==> flow/design.v <==
`default_nettype none
module spm #(parameter size = 32)(
    input wire              clk, 
    input wire              rst,
    input wire              clr,
    input wire              y,
    input wire [size-1:0]   x,
    output wire             p
);
    wire[size-1:1] pp;
    wire[size-1:0] xy;
    genvar i;
    CSADD csa0 (.clk(clk), .rst(rst), .clr(clr), .x(x[0]&y), .y(pp[1]), .sum(p));
    generate 
        for(i=1; i<size-1; i=i+1) begin
            CSADD csa (.clk(clk), .rst(rst), .clr(clr), .x(x[i]&y), .y(pp[i+1]), .sum(pp[i]));
        end 
    endgenerate
    TCMP tcmp (.clk(clk), .rst(rst), .clr(clr), .a(x[size-1]&y), .s(pp[size-1]));
endmodule
module CSADD(
    input wire  clk, 
    input wire  rst,
    input wire  clr,
    input wire  x, 
    input wire  y,
    output reg  sum
);
    reg sc;
    wire hsum1, hco1;
    assign hsum1 = y ^ sc;
    assign hco1 = y & sc;
    wire hsum2, hco2;
    assign hsum2 = x ^ hsum1;
    assign hco2 = x & hsum1;
    always @(posedge clk or posedge rst) begin
        if (rst) begin
            sum <= 1'b0;
            sc <= 1'b0;
        end
        else if (clr) begin
            sum <= 1'b0;
            sc <= 1'b0;
        end
        else begin
            sum <= hsum2;
            sc <= hco1 ^ hco2;
        end
    end
endmodule
module TCMP (
    input wire  clk, 
    input wire  rst,
    input wire  clr,
    input wire  a, 
    output reg  s
);
    reg z;
    always @(posedge clk or posedge rst) begin
        if (rst) begin
            s <= 1'b0;
            z <= 1'b0;
        end
        else if (clr) begin
            s <= 1'b0;
            z <= 1'b0;
        end
        else begin
            z <= a | z;
            s <= a ^ z;
        end
    end
endmodule
`default_nettype none
module mul32 (
    input wire          clk,
    input wire          rst,
    input wire          start,
    input wire  [31:0]  mc,
    input wire  [31:0]  mp,
    output reg  [63:0]  p,
    output wire         done
);
    wire        pw;
    reg [31:0]  Y;
    reg [7:0]   cnt, ncnt;
    reg [1:0]   state, nstate;
    localparam  IDLE=0, RUNNING=1, DONE=2;
    always @(posedge clk or posedge rst)
        if(rst)
            state  <= IDLE;
        else 
            state <= nstate;
    always @*
        case(state)
            IDLE    :   if(start) nstate = RUNNING; else nstate = IDLE;
            RUNNING :   if(cnt == 64) nstate = DONE; else nstate = RUNNING; 
            DONE    :   if(start) nstate = RUNNING; else nstate = DONE;
            default :   nstate = IDLE;
        endcase
    always @(posedge clk)
        cnt <= ncnt;
    always @*
        case(state)
            IDLE    :   ncnt = 0;
            RUNNING :   ncnt = cnt + 1;
            DONE    :   ncnt = 0;
            default :   ncnt = 0;
        endcase
    always @(posedge clk or posedge rst)
        if(rst)
            Y <= 32'b0;
        else if((start == 1'b1)) 
            Y <= mp;
        else if(state==RUNNING) 
            Y <= (Y >> 1);
    always @(posedge clk) 
        if(start)
            p <= 64'b0;
        else if(state==RUNNING)
            p <= {pw, p[63:1]};
    wire y = (state==RUNNING) ? Y[0] : 1'b0;
    spm #(.size(32)) spm32(
        .clk(clk),
        .rst(rst),
        .clr(start),
        .x(mc),
        .y(y),
        .p(pw)
    );
    assign done = (state == DONE);
endmodule
`default_nettype none
module user_proj_mul32 
(
    input wb_clk_i,
    input wb_rst_i,
    input wbs_stb_i,
    input wbs_cyc_i,
    input wbs_we_i,
    input [3:0] wbs_sel_i,
    input [31:0] wbs_dat_i,
    input [31:0] wbs_adr_i,
    output reg wbs_ack_o,
    output reg [31:0] wbs_dat_o,
    output [2:0] irq
);
    reg start;
    wire done;
    wire sys_clk;
    localparam MC_OFF = 8'h00, MP_OFF = 8'h04, P0_OFF = 8'h08, P1_OFF = 8'h0C;
    reg  [31:0]         MP, MC;
    wire [63:0]         P;
    wire                valid           = wbs_stb_i & wbs_cyc_i;
    wire                we              = wbs_we_i && valid;
    wire                re              = ~wbs_we_i && valid;
    wire [3:0]          byte_wr_en      = wbs_sel_i & {4{we}}; 
    wire                we_mp_reg       = we & (wbs_adr_i[7:0] == MP_OFF);
    wire                we_mc_reg       = we & (wbs_adr_i[7:0] == MC_OFF);
    wire                re_mp_reg       = re & (wbs_adr_i[7:0] == MP_OFF);
    wire                re_mc_reg       = re & (wbs_adr_i[7:0] == MC_OFF);
    wire                re_p0_reg       = re & (wbs_adr_i[7:0] == P0_OFF);
    wire                re_p1_reg       = re & (wbs_adr_i[7:0] == P1_OFF);
    assign sys_clk = wb_clk_i;
    always @(posedge sys_clk or posedge wb_rst_i) begin  
        if(wb_rst_i)
            MC <= 32'h0;
        else if(we_mc_reg)  
            MC <= wbs_dat_i;
    end
    always @(posedge sys_clk or posedge wb_rst_i) begin  
        if(wb_rst_i)
            MP <= 32'h0;
        else if(we_mp_reg) 
            MP <= wbs_dat_i;
    end 
    always @(posedge sys_clk or posedge wb_rst_i) begin  
        if(wb_rst_i)
            wbs_ack_o <= 0;
        else
        begin
            if ((we_mc_reg || we_mp_reg || (re_p0_reg && done) || (re_p1_reg && done)))
            begin
                wbs_ack_o <=1;
            end
            else 
                wbs_ack_o <=0; 
        end
    end
    always@(posedge sys_clk or posedge wb_rst_i) begin
        if(wb_rst_i)
            wbs_dat_o <= 32'hDEADBEEF;
        else
        begin
            if (re_p0_reg)
                wbs_dat_o <= P[31:0];
            else if (re_p1_reg)
                 wbs_dat_o <= P[63:32];
            else if (re_mp_reg)
                 wbs_dat_o <= MP;
            else if (re_mc_reg)
                 wbs_dat_o <= MC;
            else
               wbs_dat_o <= 32'hDEADBEEF; 
        end
    end
    always @(posedge sys_clk) 
        start <= (we_mp_reg && wbs_ack_o) ? 1'b1 : 1'b0;
    assign irq = 3'b000;	 
    mul32 mul (
        .clk(wb_clk_i),
        .rst(wb_rst_i),
        .start(start),
        .mc(MC),
        .mp(MP),
        .p(P),
        .done(done)
    );
endmodule
* Tool chain data of user_proj_mul32
What the tools print for user_proj_mul32, step after step.
Lines are those of the file above, counted from 1.
Library cell names are shortened.
Not given: n/a
- Top :: user_proj_mul32
- Clock input :: wb_clk_i
- Standard-cell library :: sky130hd
- Library corner :: tt_025C_1v80

* Word level
Counts by Yosys on the flattened word-level netlist (proc, flatten, opt, wreduce; memories kept). Register bits leave out memories and registers merged into their read ports (data or address). Print and check cells are left out. Cells with the same type and inputs are merged into one.
- Add/sub/neg operators :: 1
- Equal/unequal tests :: 6
- Multiplexer cells :: 77
- Bitwise gates (word level) :: 197
- Reduce/logical cells :: 11
** Operators with widths (number)
- 32-bit 2-to-1 mux :: 6
- 1-bit AND :: 101
- 1-bit XOR :: 94
- 1-bit 2-to-1 mux :: 68
- 8-bit by 4-bit == test with 1-bit output with constant B :: 2
- 8-bit by 1-bit adder with 8-bit output with constant B :: 1
- 8-bit by 3-bit == test with 1-bit output with constant B :: 1
- 8-bit by 7-bit == test with 1-bit output with constant B :: 1
- 8-bit zero test :: 1
- 2-bit parallel mux with 3-bit select :: 1
- 1-bit logical AND :: 5
- 2-bit 2-to-1 mux :: 2
- 1-bit logical OR :: 3
- 2-bit by 1-bit == test with 1-bit output with constant B :: 1
- 2-bit == test with constant B :: 1
- 2-bit zero test :: 1
- 2-bit nonzero test :: 1
- 1-bit bitwise OR :: 1
- 1-bit inverter :: 1
- Register bits :: 268
- Input bits :: 73
- Output and inout port bits :: 36
- Cells after elaboration :: 365

* Logic depth
Yosys ltp: most cells in a row. Word level: on the elaborated netlist, between registers, memories and ports. Mapped: between sequential cells and ports; inverters and the memories' decode and read muxes count.
- Depth after elaboration :: 7
- ABC_AREA :: 0
- Gate-level depth with buffers :: 6
- Gate-level depth less buffers :: 5

* Netlist
Source: synth_stat.txt of the flow (Yosys; design flattened, memories mapped). It holds for the ABC_AREA given above (unset counts as 0); a run with the other value may have another netlist.
- Mapped cells :: 858
- Chip area (Yosys) :: 11434.7 sq um
- Flip-flop cells :: 269
- Buffers :: 60
** Cells by type (number)
- dfrtp_1 :: 171
- dfxtp_1 :: 73
- mux2i_1 :: 95
- mux4_2 :: 32
- dfstp_2 :: 25
- fa_1 :: 31
- mux2_4 :: 29
- nor2b_1 :: 64
- mux2_2 :: 31
- nor2_1 :: 71
- and3_1 :: 31
- o21ai_0 :: 36
- nand2b_1 :: 25
- clkbuf_1 :: 37
- nand2_1 :: 33
- and2_1 :: 9
- mux2_1 :: 4
- buf_1 :: 10
Not listed: further types 22, cells in them 51.
The figures by module come from a second, unflattened synthesis with its own total; it is not the netlist above.
- Cells (unflattened synthesis) :: 884
- Area total of the unflattened synthesis :: 11617.4 sq um
Each row is one instance without its submodules.
** Modules
- user_proj_mul32 :: instances 1, cells 261, area 4444.3 sq um
- mul32 :: instances 1, cells 394, area 4157.7 sq um
- CSADD :: instances 31, cells 6, area 86.3 sq um
- spm (size=32) :: instances 1, cells 35, area 255.2 sq um
- TCMP :: instances 1, cells 8, area 83.8 sq um

* Worst setup path after synthesis
OpenSTA on the mapped netlist: ideal clock, no wires. The path of least setup slack (recovery checks aside). Input and output delay are each 20% of the period. Register names are those of the netlist, which keeps one name where synthesis merged equal registers.
- Path kind :: input to register
- Start point :: in wbs_adr_i[5]
- End point :: reg MP[10]
- Period :: 10.0 ns
- Library setup time :: 0.125 ns
- Arrival :: 3.647 ns
- Required time :: 9.875 ns
- Path slack :: 6.228 ns
- Delay of the path :: 1.772 ns
- Stages :: 5
- Buffers on the path :: 2
- Period reached after synthesis :: 3.772 ns
"delay of the path" = arrival - input delay + setup time.
"stages": output pins that drive a net of the path, with the launching flip-flop's if there is one; two outputs of one cell count as two.
"period reached after synthesis" = period - worst setup slack (recovery checks aside). The figure is calculated, with input and output delays left at 20% of the set period.
Between the ends stands the longest chain of elaborated cells between them, by number of cells; it is not shown to be the way that was timed. Of several equally long chains one is given.
Each line given opens the expression or statement behind the cell; cells for indexed reads and writes are added by Yosys, which also makes memories of some case tables.
- Path through :: or4b_4 > or4_1 > buf_2 > buf_6 > mux2_4
- Length of the longest elaborated chain :: 2
** Ends and longest elaborated chain, post-synthesis
- start: declaration :: RTL line 143 : input [31:0] wbs_adr_i,
- 8-bit by 3-bit == test with 1-bit output :: RTL line 158 : wire                we_mp_reg       = we & (wbs_adr_i[7:0] == MP_OFF);
- 1-bit AND :: RTL line 158
- end: assignment :: RTL line 173 : MP <= 32'h0;
- end: assignment :: RTL line 175 : MP <= wbs_dat_i;
- end: declaration :: RTL line 152 : reg  [31:0]         MP, MC;

* Path in the finished layout
From the final timing report of flow run A: the path of least setup slack in the routed layout; clock arrival at registers is part of the times.
- Path kind :: input to register
- Start point :: in wbs_adr_i[1]
- End point :: reg MP[30]
- Period :: 4.5 ns
- Library setup time :: 0.12 ns
- Arrival :: 3.28 ns
- Required time :: 4.93 ns
- Path slack :: 1.65 ns
- Stages :: 5
- Buffers on the path :: 2
Between the ends stands the longest chain of elaborated cells between them, by number of cells; it is not shown to be the way that was timed. Of several equally long chains one is given.
- Path through :: clkdlybuf4s50_1 > or4b_4 > or4_2 > buf_4 > mux2_1
- Length of the longest elaborated chain :: 2
** Ends and longest elaborated chain, after layout
- start: declaration :: RTL line 143 : input [31:0] wbs_adr_i,
- 8-bit by 3-bit == test with 1-bit output :: RTL line 158 : wire                we_mp_reg       = we & (wbs_adr_i[7:0] == MP_OFF);
- 1-bit AND :: RTL line 158
- end: assignment :: RTL line 173 : MP <= 32'h0;
- end: assignment :: RTL line 175 : MP <= wbs_dat_i;
- end: declaration :: RTL line 152 : reg  [31:0]         MP, MC;

Ticket comment

Measured results for user_proj_mul32: 2 stored runs of the Yosys and OpenROAD flow on sky130hd. The settings differ; the order carries no meaning. The constraints put input and output delay at 20% of the set period each and load the outputs with 0.01 pF.
"period achieved": clock period set for the run, less the worst setup slack. It is reckoned from that one timing run; input and output delays stay at 20% of the period that was set.
By "power consumption" is meant OpenSTA's value without simulated activity: inputs other than the clock are taken to toggle once in ten clock periods, and the tool carries that through the logic.

* Flow run A
** Files
==> flow/run.sh <==
#!/bin/bash
# the make line also repeats the synthesis and layout settings of config.mk as NAME=value (left out here)
make -C /OpenROAD-flow-scripts/flow DESIGN_CONFIG=/design/flow/config.mk WORK_HOME=/design/flow/orfs CLKGATE_MAP_FILE= finish
==> flow/config.mk <==
export PLATFORM = sky130hd
export DESIGN_NAME = user_proj_mul32
export DESIGN_NICKNAME = user_proj_mul32
export VERILOG_FILES = /design/flow/design.v
export SDC_FILE = /design/flow/constraint.sdc
export NUM_CORES = 4
export LEC_CHECK = 0
export CAP_MARGIN = 20
export CORE_MARGIN = 2
export CORE_UTILIZATION = 25
export SLEW_MARGIN = 20
==> flow/constraint.sdc <==
create_clock -name core_clock -period 4.5 [get_ports {wb_clk_i}]
set_input_delay 0.9000 -clock core_clock [delete_from_list [all_inputs] [get_ports {wb_clk_i}]]
set_output_delay 0.9000 -clock core_clock [all_outputs]
set_load 0.01 [all_outputs]
** Results
- Chip area after synthesis (Yosys) :: 11,434.7 sq um
- Overall die area :: 47,465.2 sq um
- Standard-cell area after routing :: 13,842.0 sq um
- Utilization after layout :: 0.306
- Worst setup slack after layout :: 1.646 ns
- Final setup TNS :: 0.000 ns
- Power consumption :: 4,973 uW
- Period achieved :: 2.854 ns

* Flow run B
** Files
==> flow/run.sh <==
#!/bin/bash
# the make line also repeats the synthesis and layout settings of config.mk as NAME=value (left out here)
make -C /OpenROAD-flow-scripts/flow DESIGN_CONFIG=/design/flow/config.mk WORK_HOME=/design/flow/orfs CLKGATE_MAP_FILE= finish
==> flow/config.mk <==
export PLATFORM = sky130hd
export DESIGN_NAME = user_proj_mul32
export DESIGN_NICKNAME = user_proj_mul32
export VERILOG_FILES = /design/flow/design.v
export SDC_FILE = /design/flow/constraint.sdc
export NUM_CORES = 4
export LEC_CHECK = 0
export ABC_AREA = 1
export CAP_MARGIN = 35
export CELL_PAD_IN_SITES_DETAIL_PLACEMENT = 2
export CELL_PAD_IN_SITES_GLOBAL_PLACEMENT = 1
export CORE_MARGIN = 2
export CORE_UTILIZATION = 26
export CTS_CLUSTER_DIAMETER = 35
export GPL_ROUTABILITY_DRIVEN = 0
export GPL_TIMING_DRIVEN = 0
export MIN_ROUTING_LAYER = met2
export SLEW_MARGIN = 5
export TNS_END_PERCENT = 35
==> flow/constraint.sdc <==
create_clock -name core_clock -period 5.66 [get_ports {wb_clk_i}]
set_input_delay 1.1320 -clock core_clock [delete_from_list [all_inputs] [get_ports {wb_clk_i}]]
set_output_delay 1.1320 -clock core_clock [all_outputs]
set_load 0.01 [all_outputs]
** Results
- Chip area after synthesis (Yosys) :: 11,741.3 sq um
- Overall die area :: 46,874.4 sq um
- Standard-cell area after routing :: 15,272.1 sq um
- Utilization after layout :: 0.344
- Worst setup slack after layout :: 2.759 ns
- Final setup TNS :: 0.000 ns
- Power consumption :: 5,383 uW
- Period achieved :: 2.901 ns
